==> flow/design.v <==
module Sort5 #(
    parameter DATA_WIDTH = 32
)(
    input iClk,
    input iReset_n,
    input iChipSelect_n,
    input iRead_n,
    input iWrite_n,
    input [3:0] iAddress,               
    input [DATA_WIDTH-1:0] iData,
    output reg [DATA_WIDTH-1:0] oData
);
    reg [DATA_WIDTH-1:0] in0, in1, in2, in3, in4;
    reg [DATA_WIDTH-1:0] sorted0, sorted1, sorted2, sorted3, sorted4;
    reg start;
    always @(posedge iClk or negedge iReset_n) begin
        if (!iReset_n) begin
            in0 <= 0; in1 <= 0; in2 <= 0; in3 <= 0; in4 <= 0;
            sorted0 <= 0; sorted1 <= 0; sorted2 <= 0; sorted3 <= 0; sorted4 <= 0;
            start <= 0;
        end else begin
            if (!iChipSelect_n && !iWrite_n) begin
                case (iAddress)
                    4'd0: in0 <= iData;
                    4'd1: in1 <= iData;
                    4'd2: in2 <= iData;
                    4'd3: in3 <= iData;
                    4'd4: in4 <= iData;
                    4'd5: start <= 1'b1;
                endcase
            end
            if (start) begin
                reg [DATA_WIDTH-1:0] t0, t1, t2, t3, t4;
                reg [DATA_WIDTH-1:0] tmp;
                t0 = in0;
                t1 = in1;
                t2 = in2;
                t3 = in3;
                t4 = in4;
                if (t0 > t1) begin tmp = t0; t0 = t1; t1 = tmp; end
                if (t1 > t2) begin tmp = t1; t1 = t2; t2 = tmp; end
                if (t2 > t3) begin tmp = t2; t2 = t3; t3 = tmp; end
                if (t3 > t4) begin tmp = t3; t3 = t4; t4 = tmp; end
                if (t0 > t1) begin tmp = t0; t0 = t1; t1 = tmp; end
                if (t1 > t2) begin tmp = t1; t1 = t2; t2 = tmp; end
                if (t2 > t3) begin tmp = t2; t2 = t3; t3 = tmp; end
                if (t0 > t1) begin tmp = t0; t0 = t1; t1 = tmp; end
                if (t1 > t2) begin tmp = t1; t1 = t2; t2 = tmp; end
                if (t0 > t1) begin tmp = t0; t0 = t1; t1 = tmp; end
                sorted0 <= t0;
                sorted1 <= t1;
                sorted2 <= t2;
                sorted3 <= t3;
                sorted4 <= t4;
                start <= 0;
            end
        end
    end
    always @(posedge iClk) begin
        if (!iChipSelect_n && !iRead_n) begin
            case (iAddress)
                4'd0: oData <= in0;
                4'd1: oData <= in1;
                4'd2: oData <= in2;
                4'd3: oData <= in3;
                4'd4: oData <= in4;
                4'd6: oData <= sorted0;
                4'd7: oData <= sorted1;
                4'd8: oData <= sorted2;
                4'd9: oData <= sorted3;
                4'd10: oData <= sorted4;
                default: oData <= 0;
            endcase
        end
    end
endmodule
Hand-over note for Sort5

=== Step by step through the tools: Sort5 ===
Tool output for the design above before and after an edit, in the order of the flow.
"unedited" refers to lines of the RTL above, "edited" to lines of the edited file.
"change": "edited" minus "unedited" as printed here. "relative change": 100 x difference / "unedited".
Operators carry their Yosys type and port widths (W data, S select, Z words).
A cell with n/a has no value.

* Top: Sort5
* Clock input: iClk
* Cell library: sky130hd
* Library corner: tt_025C_1v80

=== Edit of the RTL ===
The edit as a unified diff against the file above.
This change comes from a script, not from a designer. The edited design behaves differently; no optimisation was intended.

<pre>
@@ -47,5 +47,5 @@
                 if (t0 > t1) begin tmp = t0; t0 = t1; t1 = tmp; end
                 if (t1 > t2) begin tmp = t1; t1 = t2; t2 = tmp; end
-                if (t0 > t1) begin tmp = t0; t0 = t1; t1 = tmp; end
+                if (t0 != t1) begin tmp = t0; t0 = t1; t1 = tmp; end
                 sorted0 <= t0;
                 sorted1 <= t1;
</pre>

=== Word level ===
Yosys after proc, flatten, opt, wreduce and memory -nomap, before mapping. Memory bits, and registers merged into a memory's read port (data or address), are not among the register bits. Print and check cells are not counted. Equal cells are merged and count once.

{| class="wikitable"
|+ Storage and ports
! item !! unedited !! edited !! change !! relative change (%)
|-
| flip-flop bits (word level) || 353 || 353 || 0 || 0.00
|-
| bits of input ports || 41 || 41 || 0 || 0.00
|-
| output and inout bits || 32 || 32 || 0 || 0.00
|-
| elaborated cells || 82 || 82 || 0 || 0.00
|}

{| class="wikitable"
|+ Cells by class
! item !! unedited !! edited !! change !! relative change (%)
|-
| order comparisons || 10 || 9 || -1 || -10.00
|-
| equal/unequal tests || 10 || 11 || +1 || +10.00
|-
| multiplexer cells || 39 || 39 || 0 || 0.00
|-
| reduce/logical cells || 11 || 11 || 0 || 0.00
|}

{| class="wikitable"
|+ Operator list
! operator !! unedited !! edited !! change !! relative change (%)
|-
| $gt A32 B32 Y1 || 10 || 9 || -1 || -10.00
|-
| $ne A32 B32 Y1 || 0 || 1 || +1 || n/a
|-
| $mux W32 || 35 || 35 || 0 || 0.00
|-
| $reduce_and A2 Y1 || 5 || 5 || 0 || 0.00
|-
| $eq A4 B3 Y1 const B || 4 || 4 || 0 || 0.00
|-
| $eq A4 B4 Y1 const B || 3 || 3 || 0 || 0.00
|-
| $logic_not A1 Y1 || 3 || 3 || 0 || 0.00
|-
| $mux W1 || 3 || 3 || 0 || 0.00
|-
| $eq A4 B2 Y1 const B || 2 || 2 || 0 || 0.00
|-
| $logic_and A1 B1 Y1 || 2 || 2 || 0 || 0.00
|-
| $eq A4 B1 Y1 const B || 1 || 1 || 0 || 0.00
|-
| $logic_not A4 Y1 || 1 || 1 || 0 || 0.00
|-
| $pmux W32 S10 || 1 || 1 || 0 || 0.00
|}

=== Logic depth ===
Yosys ltp: most cells in a row. Word level: on the elaborated netlist, between registers, memories and ports. Mapped: between sequential cells and ports; inverters and the memories' decode and read muxes count.

{| class="wikitable"
|+ Depth
! item !! unedited !! edited !! change !! relative change (%)
|-
| depth in word-level cells || 20 || 20 || 0 || 0.00
|-
| ABC_AREA || 0 || 0 || n/a || n/a
|-
| mapped depth || 105 || 89 || -16 || -15.24
|-
| depth with buffers taken out || 90 || 75 || -15 || -16.67
|}

=== Synthesis result ===
Source: synth_stat.txt of the flow (Yosys; design flattened, memories mapped). It holds for the ABC_AREA given above (unset counts as 0); a run with the other value may have another netlist.

{| class="wikitable"
|+ Synthesis totals
! item !! unedited !! edited !! change !! relative change (%)
|-
| cells in the netlist || 3264 || 3206 || -58 || -1.78
|-
| synthesis area (sq um) || 29513.3 || 27959.3 || -1554.0 || -5.27
|-
| sequential part of the area (sq um) || 8993.6 || 8993.6 || 0.0 || 0.00
|-
| flip-flops || 353 || 353 || 0 || 0.00
|-
| buffers || 176 || 190 || +14 || +7.95
|}

{| class="wikitable"
|+ Cells by type
! cell !! unedited !! edited !! change !! relative change (%)
|-
| sky130_fd_sc_hd__mux2i_1 || 265 || 99 || -166 || -62.64
|-
| sky130_fd_sc_hd__a21oi_1 || 220 || 369 || +149 || +67.73
|-
| sky130_fd_sc_hd__inv_1 || 368 || 235 || -133 || -36.14
|-
| sky130_fd_sc_hd__nor2_1 || 211 || 334 || +123 || +58.29
|-
| sky130_fd_sc_hd__o221ai_1 || 47 || 2 || -45 || -95.74
|-
| sky130_fd_sc_hd__o21ai_0 || 165 || 208 || +43 || +26.06
|-
| sky130_fd_sc_hd__a221o_1 || 20 || 63 || +43 || +215.00
|-
| sky130_fd_sc_hd__nor3_1 || 21 || 55 || +34 || +161.90
|-
| sky130_fd_sc_hd__ha_1 || 313 || 280 || -33 || -10.54
|-
| sky130_fd_sc_hd__a21o_1 || 69 || 36 || -33 || -47.83
|-
| sky130_fd_sc_hd__clkbuf_1 || 113 || 142 || +29 || +25.66
|-
| sky130_fd_sc_hd__nand3_1 || 46 || 24 || -22 || -47.83
|-
| sky130_fd_sc_hd__mux2_2 || 278 || 257 || -21 || -7.55
|-
| sky130_fd_sc_hd__o311ai_0 || 11 || 0 || -11 || -100.00
|-
| sky130_fd_sc_hd__o311ai_1 || 10 || 1 || -9 || -90.00
|-
| sky130_fd_sc_hd__nand2b_1 || 26 || 19 || -7 || -26.92
|-
| sky130_fd_sc_hd__nand4_1 || 89 || 94 || +5 || +5.62
|-
| sky130_fd_sc_hd__buf_1 || 41 || 36 || -5 || -12.20
|}

Not every row of either side is listed.

=== Timing after synthesis ===
OpenSTA on the mapped netlist: ideal clock, no wires. The path of least setup slack (recovery checks aside). Input and output delay are each 20% of the period. Register names are those of the netlist, which keeps one name where synthesis merged equal registers.

{| class="wikitable"
|+ Timing after synthesis
! item !! unedited !! edited !! change !! relative change (%)
|-
| path type || flip-flop to flip-flop || flip-flop to flip-flop || n/a || n/a
|-
| start || register in0[7] || register in1[1] || n/a || n/a
|-
| end || register sorted0[13] || register sorted0[21] || n/a || n/a
|-
| period (ps) || 20000 || 20000 || 0 || 0.00
|-
| library setup time (ps) || 126 || 126 || 0 || n/a
|-
| time at the first pin (ps) || 0 || 0 || 0 || n/a
|-
| data arrival time (ps) || 19023 || 15761 || -3262 || -17.15
|-
| required time (ps) || 19874 || 19874 || 0 || 0.00
|-
| setup slack (ps) || 851 || 4113 || +3262 || n/a
|-
| delay of the path (ps) || 19149 || 15887 || -3262 || -17.03
|-
| stages || 99 || 83 || -16 || -16.16
|-
| buffers on the path || 15 || 15 || 0 || 0.00
|-
| synthesis period reached (ps) || 19149 || 15887 || -3262 || -17.03
|}

"delay of the path" = arrival - input delay + setup time.
"stages": output pins that drive a net of the path, with the launching flip-flop's if there is one; two outputs of one cell count as two.
"synthesis period reached" is the clock period less the worst setup slack; recovery checks do not enter. This is arithmetic on one report: input and output delays are still those of the set period (20% each).
Between the ends stands the longest chain of elaborated cells between them, by number of cells; it is not shown to be the way that was timed. Of several equally long chains one is given.
A line is the first line of the expression or statement that the cell stems from. Yosys adds cells for indexed reads and writes and turns some case tables into memories.

On the way, after synthesis, unedited:
* Cell sequence: sky130_fd_sc_hd__dfrtp_1 > sky130_fd_sc_hd__ha_1 > sky130_fd_sc_hd__a21oi_1 > sky130_fd_sc_hd__o21ai_0 > sky130_fd_sc_hd__a221oi_2 > sky130_fd_sc_hd__a31oi_1 > sky130_fd_sc_hd__o21ai_1 > sky130_fd_sc_hd__clkbuf_1 > sky130_fd_sc_hd__clkbuf_1 > sky130_fd_sc_hd__mux2_2 > sky130_fd_sc_hd__ha_1 > sky130_fd_sc_hd__nand4_1 > sky130_fd_sc_hd__or4_1 > sky130_fd_sc_hd__nor3_1 > sky130_fd_sc_hd__a31oi_1 > sky130_fd_sc_hd__nor2_2 > sky130_fd_sc_hd__clkbuf_1 > sky130_fd_sc_hd__buf_1 > [... 63 more ...] > sky130_fd_sc_hd__ha_1 > sky130_fd_sc_hd__o21ai_0 > sky130_fd_sc_hd__nand2b_1 > sky130_fd_sc_hd__a21oi_1 > sky130_fd_sc_hd__nor2b_1 > sky130_fd_sc_hd__o21ai_0 > sky130_fd_sc_hd__nand2b_1 > sky130_fd_sc_hd__a21oi_1 > sky130_fd_sc_hd__nor2b_1 > sky130_fd_sc_hd__o21ai_0 > sky130_fd_sc_hd__o211ai_1 > sky130_fd_sc_hd__a21oi_1 > sky130_fd_sc_hd__a31oi_1 > sky130_fd_sc_hd__nand2b_1 > sky130_fd_sc_hd__buf_1 > sky130_fd_sc_hd__clkbuf_1 > sky130_fd_sc_hd__nor2_1 > sky130_fd_sc_hd__a221o_1
* Cells in the longest elaborated chain: 20
* Elaborated cells on any way between the ends: 41
* Source lines of those cells: 11
* Classes of those cells: 10 x compare; 31 x mux

{| class="wikitable"
|+ RTL lines, path after synthesis, unedited
! item !! RTL line !! source
|-
| start, declared || 13 || <nowiki>reg [DATA_WIDTH-1:0] in0, in1, in2, in3, in4;</nowiki>
|-
| start, assigned || 18 || <nowiki>in0 <= 0; in1 <= 0; in2 <= 0; in3 <= 0; in4 <= 0;</nowiki>
|-
| start, assigned || 24 || <nowiki>4'd0: in0 <= iData;</nowiki>
|-
| $gt A32 B32 Y1 || 40 || <nowiki>if (t0 > t1) begin tmp = t0; t0 = t1; t1 = tmp; end</nowiki>
|-
| $mux W32 || 40 ||
|-
| $mux W32 || 32 || <nowiki>if (start) begin</nowiki>
|-
| $gt A32 B32 Y1 || 41 || <nowiki>if (t1 > t2) begin tmp = t1; t1 = t2; t2 = tmp; end</nowiki>
|-
| $mux W32 || 41 ||
|-
| $mux W32 || 32 ||
|-
| $gt A32 B32 Y1 || 44 || <nowiki>if (t0 > t1) begin tmp = t0; t0 = t1; t1 = tmp; end</nowiki>
|-
| [... 6 more ...] || n/a ||
|-
| $mux W32 || 47 || <nowiki>if (t0 > t1) begin tmp = t0; t0 = t1; t1 = tmp; end</nowiki>
|-
| $mux W32 || 32 ||
|-
| $gt A32 B32 Y1 || 48 || <nowiki>if (t1 > t2) begin tmp = t1; t1 = t2; t2 = tmp; end</nowiki>
|-
| $mux W32 || 48 ||
|-
| $mux W32 || 32 ||
|-
| $gt A32 B32 Y1 || 49 || <nowiki>if (t0 > t1) begin tmp = t0; t0 = t1; t1 = tmp; end</nowiki>
|-
| $mux W32 || 49 ||
|-
| end, assigned || 19 || <nowiki>sorted0 <= 0; sorted1 <= 0; sorted2 <= 0; sorted3 <= 0; sorted4 <= 0;</nowiki>
|-
| end, assigned || 50 || <nowiki>sorted0 <= t0;</nowiki>
|-
| end, declared || 14 || <nowiki>reg [DATA_WIDTH-1:0] sorted0, sorted1, sorted2, sorted3, sorted4;</nowiki>
|}

On the way, after synthesis, edited:
* Cell sequence: sky130_fd_sc_hd__dfrtp_1 > sky130_fd_sc_hd__clkbuf_1 > sky130_fd_sc_hd__inv_1 > sky130_fd_sc_hd__ha_1 > sky130_fd_sc_hd__nor2b_1 > sky130_fd_sc_hd__o211a_1 > sky130_fd_sc_hd__o21ai_1 > sky130_fd_sc_hd__nand3_1 > sky130_fd_sc_hd__a21o_1 > sky130_fd_sc_hd__and2_1 > sky130_fd_sc_hd__buf_2 > sky130_fd_sc_hd__buf_1 > sky130_fd_sc_hd__nand2_1 > sky130_fd_sc_hd__o21ai_0 > sky130_fd_sc_hd__ha_1 > sky130_fd_sc_hd__nand4_1 > sky130_fd_sc_hd__nor4_1 > sky130_fd_sc_hd__and2_1 > [... 47 more ...] > sky130_fd_sc_hd__buf_1 > sky130_fd_sc_hd__mux2i_1 > sky130_fd_sc_hd__ha_1 > sky130_fd_sc_hd__a21o_1 > sky130_fd_sc_hd__a21oi_1 > sky130_fd_sc_hd__nor2b_1 > sky130_fd_sc_hd__o21ai_0 > sky130_fd_sc_hd__nand2b_1 > sky130_fd_sc_hd__a221o_1 > sky130_fd_sc_hd__a21oi_1 > sky130_fd_sc_hd__o21ai_0 > sky130_fd_sc_hd__nor3_1 > sky130_fd_sc_hd__o21a_1 > sky130_fd_sc_hd__a2bb2oi_1 > sky130_fd_sc_hd__nand2_1 > sky130_fd_sc_hd__buf_2 > sky130_fd_sc_hd__buf_2 > sky130_fd_sc_hd__a221o_1
* Cells in the longest elaborated chain: 20
* Elaborated cells on any way between the ends: 41
* Source lines of those cells: 11
* Classes of those cells: 9 x compare; 1 x eq/ne; 31 x mux

{| class="wikitable"
|+ RTL lines, path after synthesis, edited
! item !! RTL line !! source
|-
| start, declared || 13 || <nowiki>reg [DATA_WIDTH-1:0] in0, in1, in2, in3, in4;</nowiki>
|-
| start, assigned || 18 || <nowiki>in0 <= 0; in1 <= 0; in2 <= 0; in3 <= 0; in4 <= 0;</nowiki>
|-
| start, assigned || 25 || <nowiki>4'd1: in1 <= iData;</nowiki>
|-
| $gt A32 B32 Y1 || 40 || <nowiki>if (t0 > t1) begin tmp = t0; t0 = t1; t1 = tmp; end</nowiki>
|-
| $mux W32 || 40 ||
|-
| $mux W32 || 32 || <nowiki>if (start) begin</nowiki>
|-
| $gt A32 B32 Y1 || 41 || <nowiki>if (t1 > t2) begin tmp = t1; t1 = t2; t2 = tmp; end</nowiki>
|-
| $mux W32 || 41 ||
|-
| $mux W32 || 32 ||
|-
| $gt A32 B32 Y1 || 44 || <nowiki>if (t0 > t1) begin tmp = t0; t0 = t1; t1 = tmp; end</nowiki>
|-
| [... 6 more ...] || n/a ||
|-
| $mux W32 || 47 || <nowiki>if (t0 > t1) begin tmp = t0; t0 = t1; t1 = tmp; end</nowiki>
|-
| $mux W32 || 32 ||
|-
| $gt A32 B32 Y1 || 48 || <nowiki>if (t1 > t2) begin tmp = t1; t1 = t2; t2 = tmp; end</nowiki>
|-
| $mux W32 || 48 ||
|-
| $mux W32 || 32 ||
|-
| $ne A32 B32 Y1 || 49 || <nowiki>if (t0 != t1) begin tmp = t0; t0 = t1; t1 = tmp; end</nowiki>
|-
| $mux W32 || 49 ||
|-
| end, assigned || 19 || <nowiki>sorted0 <= 0; sorted1 <= 0; sorted2 <= 0; sorted3 <= 0; sorted4 <= 0;</nowiki>
|-
| end, assigned || 50 || <nowiki>sorted0 <= t0;</nowiki>
|-
| end, declared || 14 || <nowiki>reg [DATA_WIDTH-1:0] sorted0, sorted1, sorted2, sorted3, sorted4;</nowiki>
|}

=== Timing after layout ===
From the final timing report of the runs of pair 1: the path of least setup slack in the routed layout; clock arrival at registers is part of the times.
The report prints the path's times to 10 ps; the period is as set.

{| class="wikitable"
|+ Timing after layout
! item !! unedited !! edited !! change !! relative change (%)
|-
| path type || flip-flop to flip-flop || flip-flop to flip-flop || n/a || n/a
|-
| start || register in1[15] || register in1[14] || n/a || n/a
|-
| end || register sorted0[26] || register sorted2[18] || n/a || n/a
|-
| period (ps) || 19600 || 19600 || 0 || 0.00
|-
| library setup time (ps) || 150 || 120 || -30 || n/a
|-
| time at the first pin (ps) || 590 || 580 || -10 || -1.69
|-
| data arrival time (ps) || 19320 || 18880 || -440 || -2.28
|-
| required time (ps) || 20020 || 20050 || +30 || +0.15
|-
| setup slack (ps) || 700 || 1170 || +470 || n/a
|-
| stages || 90 || 71 || -19 || -21.11
|-
| buffers on the path || 17 || 5 || -12 || -70.59
|}

Between the ends stands the longest chain of elaborated cells between them, by number of cells; it is not shown to be the way that was timed. Of several equally long chains one is given.

On the way, after layout, unedited:
* Cell sequence: sky130_fd_sc_hd__dfrtp_1 > sky130_fd_sc_hd__inv_1 > sky130_fd_sc_hd__ha_2 > sky130_fd_sc_hd__nand4_1 > sky130_fd_sc_hd__nor3_1 > sky130_fd_sc_hd__a21bo_2 > sky130_fd_sc_hd__a31oi_4 > sky130_fd_sc_hd__o21ai_4 > sky130_fd_sc_hd__buf_4 > sky130_fd_sc_hd__clkbuf_16 > sky130_fd_sc_hd__mux2_2 > sky130_fd_sc_hd__ha_1 > sky130_fd_sc_hd__nand4_2 > sky130_fd_sc_hd__or4_4 > sky130_fd_sc_hd__nor3_1 > sky130_fd_sc_hd__a31oi_1 > sky130_fd_sc_hd__or2_2 > sky130_fd_sc_hd__buf_12 > [... 54 more ...] > sky130_fd_sc_hd__buf_4 > sky130_fd_sc_hd__buf_12 > sky130_fd_sc_hd__mux2i_1 > sky130_fd_sc_hd__ha_1 > sky130_fd_sc_hd__and4_1 > sky130_fd_sc_hd__a21oi_1 > sky130_fd_sc_hd__a21boi_0 > sky130_fd_sc_hd__o21ai_0 > sky130_fd_sc_hd__nand2b_1 > sky130_fd_sc_hd__a21oi_1 > sky130_fd_sc_hd__buf_4 > sky130_fd_sc_hd__o221ai_1 > sky130_fd_sc_hd__a21oi_1 > sky130_fd_sc_hd__a31oi_2 > sky130_fd_sc_hd__nand2_2 > sky130_fd_sc_hd__buf_4 > sky130_fd_sc_hd__buf_4 > sky130_fd_sc_hd__o221ai_1
* Cells in the longest elaborated chain: 20
* Elaborated cells on any way between the ends: 41
* Source lines of those cells: 11
* Classes of those cells: 10 x compare; 31 x mux

{| class="wikitable"
|+ RTL lines, path after layout, unedited
! item !! RTL line !! source
|-
| start, declared || 13 || <nowiki>reg [DATA_WIDTH-1:0] in0, in1, in2, in3, in4;</nowiki>
|-
| start, assigned || 18 || <nowiki>in0 <= 0; in1 <= 0; in2 <= 0; in3 <= 0; in4 <= 0;</nowiki>
|-
| start, assigned || 25 || <nowiki>4'd1: in1 <= iData;</nowiki>
|-
| $gt A32 B32 Y1 || 40 || <nowiki>if (t0 > t1) begin tmp = t0; t0 = t1; t1 = tmp; end</nowiki>
|-
| $mux W32 || 40 ||
|-
| $mux W32 || 32 || <nowiki>if (start) begin</nowiki>
|-
| $gt A32 B32 Y1 || 41 || <nowiki>if (t1 > t2) begin tmp = t1; t1 = t2; t2 = tmp; end</nowiki>
|-
| $mux W32 || 41 ||
|-
| $mux W32 || 32 ||
|-
| $gt A32 B32 Y1 || 44 || <nowiki>if (t0 > t1) begin tmp = t0; t0 = t1; t1 = tmp; end</nowiki>
|-
| [... 6 more ...] || n/a ||
|-
| $mux W32 || 47 || <nowiki>if (t0 > t1) begin tmp = t0; t0 = t1; t1 = tmp; end</nowiki>
|-
| $mux W32 || 32 ||
|-
| $gt A32 B32 Y1 || 48 || <nowiki>if (t1 > t2) begin tmp = t1; t1 = t2; t2 = tmp; end</nowiki>
|-
| $mux W32 || 48 ||
|-
| $mux W32 || 32 ||
|-
| $gt A32 B32 Y1 || 49 || <nowiki>if (t0 > t1) begin tmp = t0; t0 = t1; t1 = tmp; end</nowiki>
|-
| $mux W32 || 49 ||
|-
| end, assigned || 19 || <nowiki>sorted0 <= 0; sorted1 <= 0; sorted2 <= 0; sorted3 <= 0; sorted4 <= 0;</nowiki>
|-
| end, assigned || 50 || <nowiki>sorted0 <= t0;</nowiki>
|-
| end, declared || 14 || <nowiki>reg [DATA_WIDTH-1:0] sorted0, sorted1, sorted2, sorted3, sorted4;</nowiki>
|}

On the way, after layout, edited:
* Cell sequence: sky130_fd_sc_hd__dfrtp_1 > sky130_fd_sc_hd__inv_1 > sky130_fd_sc_hd__ha_1 > sky130_fd_sc_hd__nand4_1 > sky130_fd_sc_hd__nor3_1 > sky130_fd_sc_hd__o21ai_1 > sky130_fd_sc_hd__nand3_1 > sky130_fd_sc_hd__a21o_1 > sky130_fd_sc_hd__and2_2 > sky130_fd_sc_hd__nand2_1 > sky130_fd_sc_hd__o21ai_0 > sky130_fd_sc_hd__ha_1 > sky130_fd_sc_hd__nand4_1 > sky130_fd_sc_hd__nor2_1 > sky130_fd_sc_hd__a221o_1 > sky130_fd_sc_hd__a211oi_1 > sky130_fd_sc_hd__o21ba_4 > sky130_fd_sc_hd__buf_8 > [... 35 more ...] > sky130_fd_sc_hd__nand2_4 > sky130_fd_sc_hd__buf_12 > sky130_fd_sc_hd__mux2i_1 > sky130_fd_sc_hd__ha_1 > sky130_fd_sc_hd__nor2b_1 > sky130_fd_sc_hd__o21ai_0 > sky130_fd_sc_hd__nand2b_1 > sky130_fd_sc_hd__a21oi_1 > sky130_fd_sc_hd__o21ai_0 > sky130_fd_sc_hd__a221o_1 > sky130_fd_sc_hd__a21oi_1 > sky130_fd_sc_hd__o21ai_0 > sky130_fd_sc_hd__nor3_1 > sky130_fd_sc_hd__inv_1 > sky130_fd_sc_hd__a211oi_4 > sky130_fd_sc_hd__buf_12 > sky130_fd_sc_hd__a21oi_1 > sky130_fd_sc_hd__a221o_1
* Cells in the longest elaborated chain: 17
* Elaborated cells on any way between the ends: 36
* Source lines of those cells: 10
* Classes of those cells: 9 x compare; 27 x mux

{| class="wikitable"
|+ RTL lines, path after layout, edited
! item !! RTL line !! source
|-
| start, declared || 13 || <nowiki>reg [DATA_WIDTH-1:0] in0, in1, in2, in3, in4;</nowiki>
|-
| start, assigned || 18 || <nowiki>in0 <= 0; in1 <= 0; in2 <= 0; in3 <= 0; in4 <= 0;</nowiki>
|-
| start, assigned || 25 || <nowiki>4'd1: in1 <= iData;</nowiki>
|-
| $gt A32 B32 Y1 || 40 || <nowiki>if (t0 > t1) begin tmp = t0; t0 = t1; t1 = tmp; end</nowiki>
|-
| $mux W32 || 40 ||
|-
| $mux W32 || 32 || <nowiki>if (start) begin</nowiki>
|-
| $gt A32 B32 Y1 || 41 || <nowiki>if (t1 > t2) begin tmp = t1; t1 = t2; t2 = tmp; end</nowiki>
|-
| $mux W32 || 41 ||
|-
| $mux W32 || 32 ||
|-
| $gt A32 B32 Y1 || 44 || <nowiki>if (t0 > t1) begin tmp = t0; t0 = t1; t1 = tmp; end</nowiki>
|-
| [... 3 more ...] || n/a ||
|-
| $mux W32 || 45 || <nowiki>if (t1 > t2) begin tmp = t1; t1 = t2; t2 = tmp; end</nowiki>
|-
| $mux W32 || 32 ||
|-
| $gt A32 B32 Y1 || 47 || <nowiki>if (t0 > t1) begin tmp = t0; t0 = t1; t1 = tmp; end</nowiki>
|-
| $mux W32 || 47 ||
|-
| $mux W32 || 32 ||
|-
| $gt A32 B32 Y1 || 48 || <nowiki>if (t1 > t2) begin tmp = t1; t1 = t2; t2 = tmp; end</nowiki>
|-
| $mux W32 || 48 ||
|-
| end, assigned || 19 || <nowiki>sorted0 <= 0; sorted1 <= 0; sorted2 <= 0; sorted3 <= 0; sorted4 <= 0;</nowiki>
|-
| end, assigned || 52 || <nowiki>sorted2 <= t2;</nowiki>
|-
| end, declared || 14 || <nowiki>reg [DATA_WIDTH-1:0] sorted0, sorted1, sorted2, sorted3, sorted4;</nowiki>
|}

=== Flow runs ===
Both versions went through the flow (Yosys, OpenROAD) with the same settings in each pair. Constraints: input delay and output delay 20% of the set period each, output load 0.01 pF.

Settings, pair 1:
* CORE_UTILIZATION: 40
* period_ns: 19.6
* CAP_MARGIN: 20
* CORE_MARGIN: 2
* SLEW_MARGIN: 20

{| class="wikitable"
|+ Measured results, pair 1
! item !! unedited !! edited !! change !! relative change (%)
|-
| area of the synthesized netlist (sq um) || 29513.3 || 27959.3 || -1554.0 || -5.27
|-
| area of the die (sq um) || 75971.9 || 72027.8 || -3944.1 || -5.19
|-
| standard-cell area of the final layout (sq um) || 37473.4 || 31418.9 || -6054.5 || -16.16
|-
| post-layout utilization (%) || 51.4 || 45.6 || -5.8 || n/a
|-
| lowest setup slack (ps) || 700 || 1170 || +470 || n/a
|-
| total negative slack (ps) || 0 || 0 || 0 || n/a
|-
| final worst hold slack (ps) || 486 || 480 || -6 || n/a
|-
| achieved period (ps) || 18900 || 18430 || -470 || -2.49
|}

Settings, pair 2:
* CAP_MARGIN: 20
* CELL_PAD_IN_SITES_DETAIL_PLACEMENT: 0
* CORE_ASPECT_RATIO: 0.76
* CORE_UTILIZATION: 45
* MAX_ROUTING_LAYER: met5
* PLACE_DENSITY: 0.73
* SETUP_SLACK_MARGIN: 1.13
* SLEW_MARGIN: 35
* TNS_END_PERCENT: 35
* period_ns: 14.1
* CORE_MARGIN: 2

{| class="wikitable"
|+ Measured results, pair 2
! item !! unedited !! edited !! change !! relative change (%)
|-
| area of the synthesized netlist (sq um) || 29513.3 || 27959.3 || -1554.0 || -5.27
|-
| area of the die (sq um) || 67668.9 || 64160.4 || -3508.5 || -5.18
|-
| standard-cell area of the final layout (sq um) || 42802.3 || 40772.9 || -2029.4 || -4.74
|-
| post-layout utilization (%) || 66.3 || 66.5 || +0.2 || n/a
|-
| lowest setup slack (ps) || -4188 || -1351 || +2837 || n/a
|-
| total negative slack (ps) || -324526 || -83328 || +241198 || n/a
|-
| final worst hold slack (ps) || 497 || 490 || -7 || n/a
|-
| achieved period (ps) || 18288 || 15451 || -2837 || -15.51
|}

"achieved period" is the run's clock period less its worst setup slack. It is reckoned from that one timing run; input and output delays stay at 20% of the period that was set.

End of note.
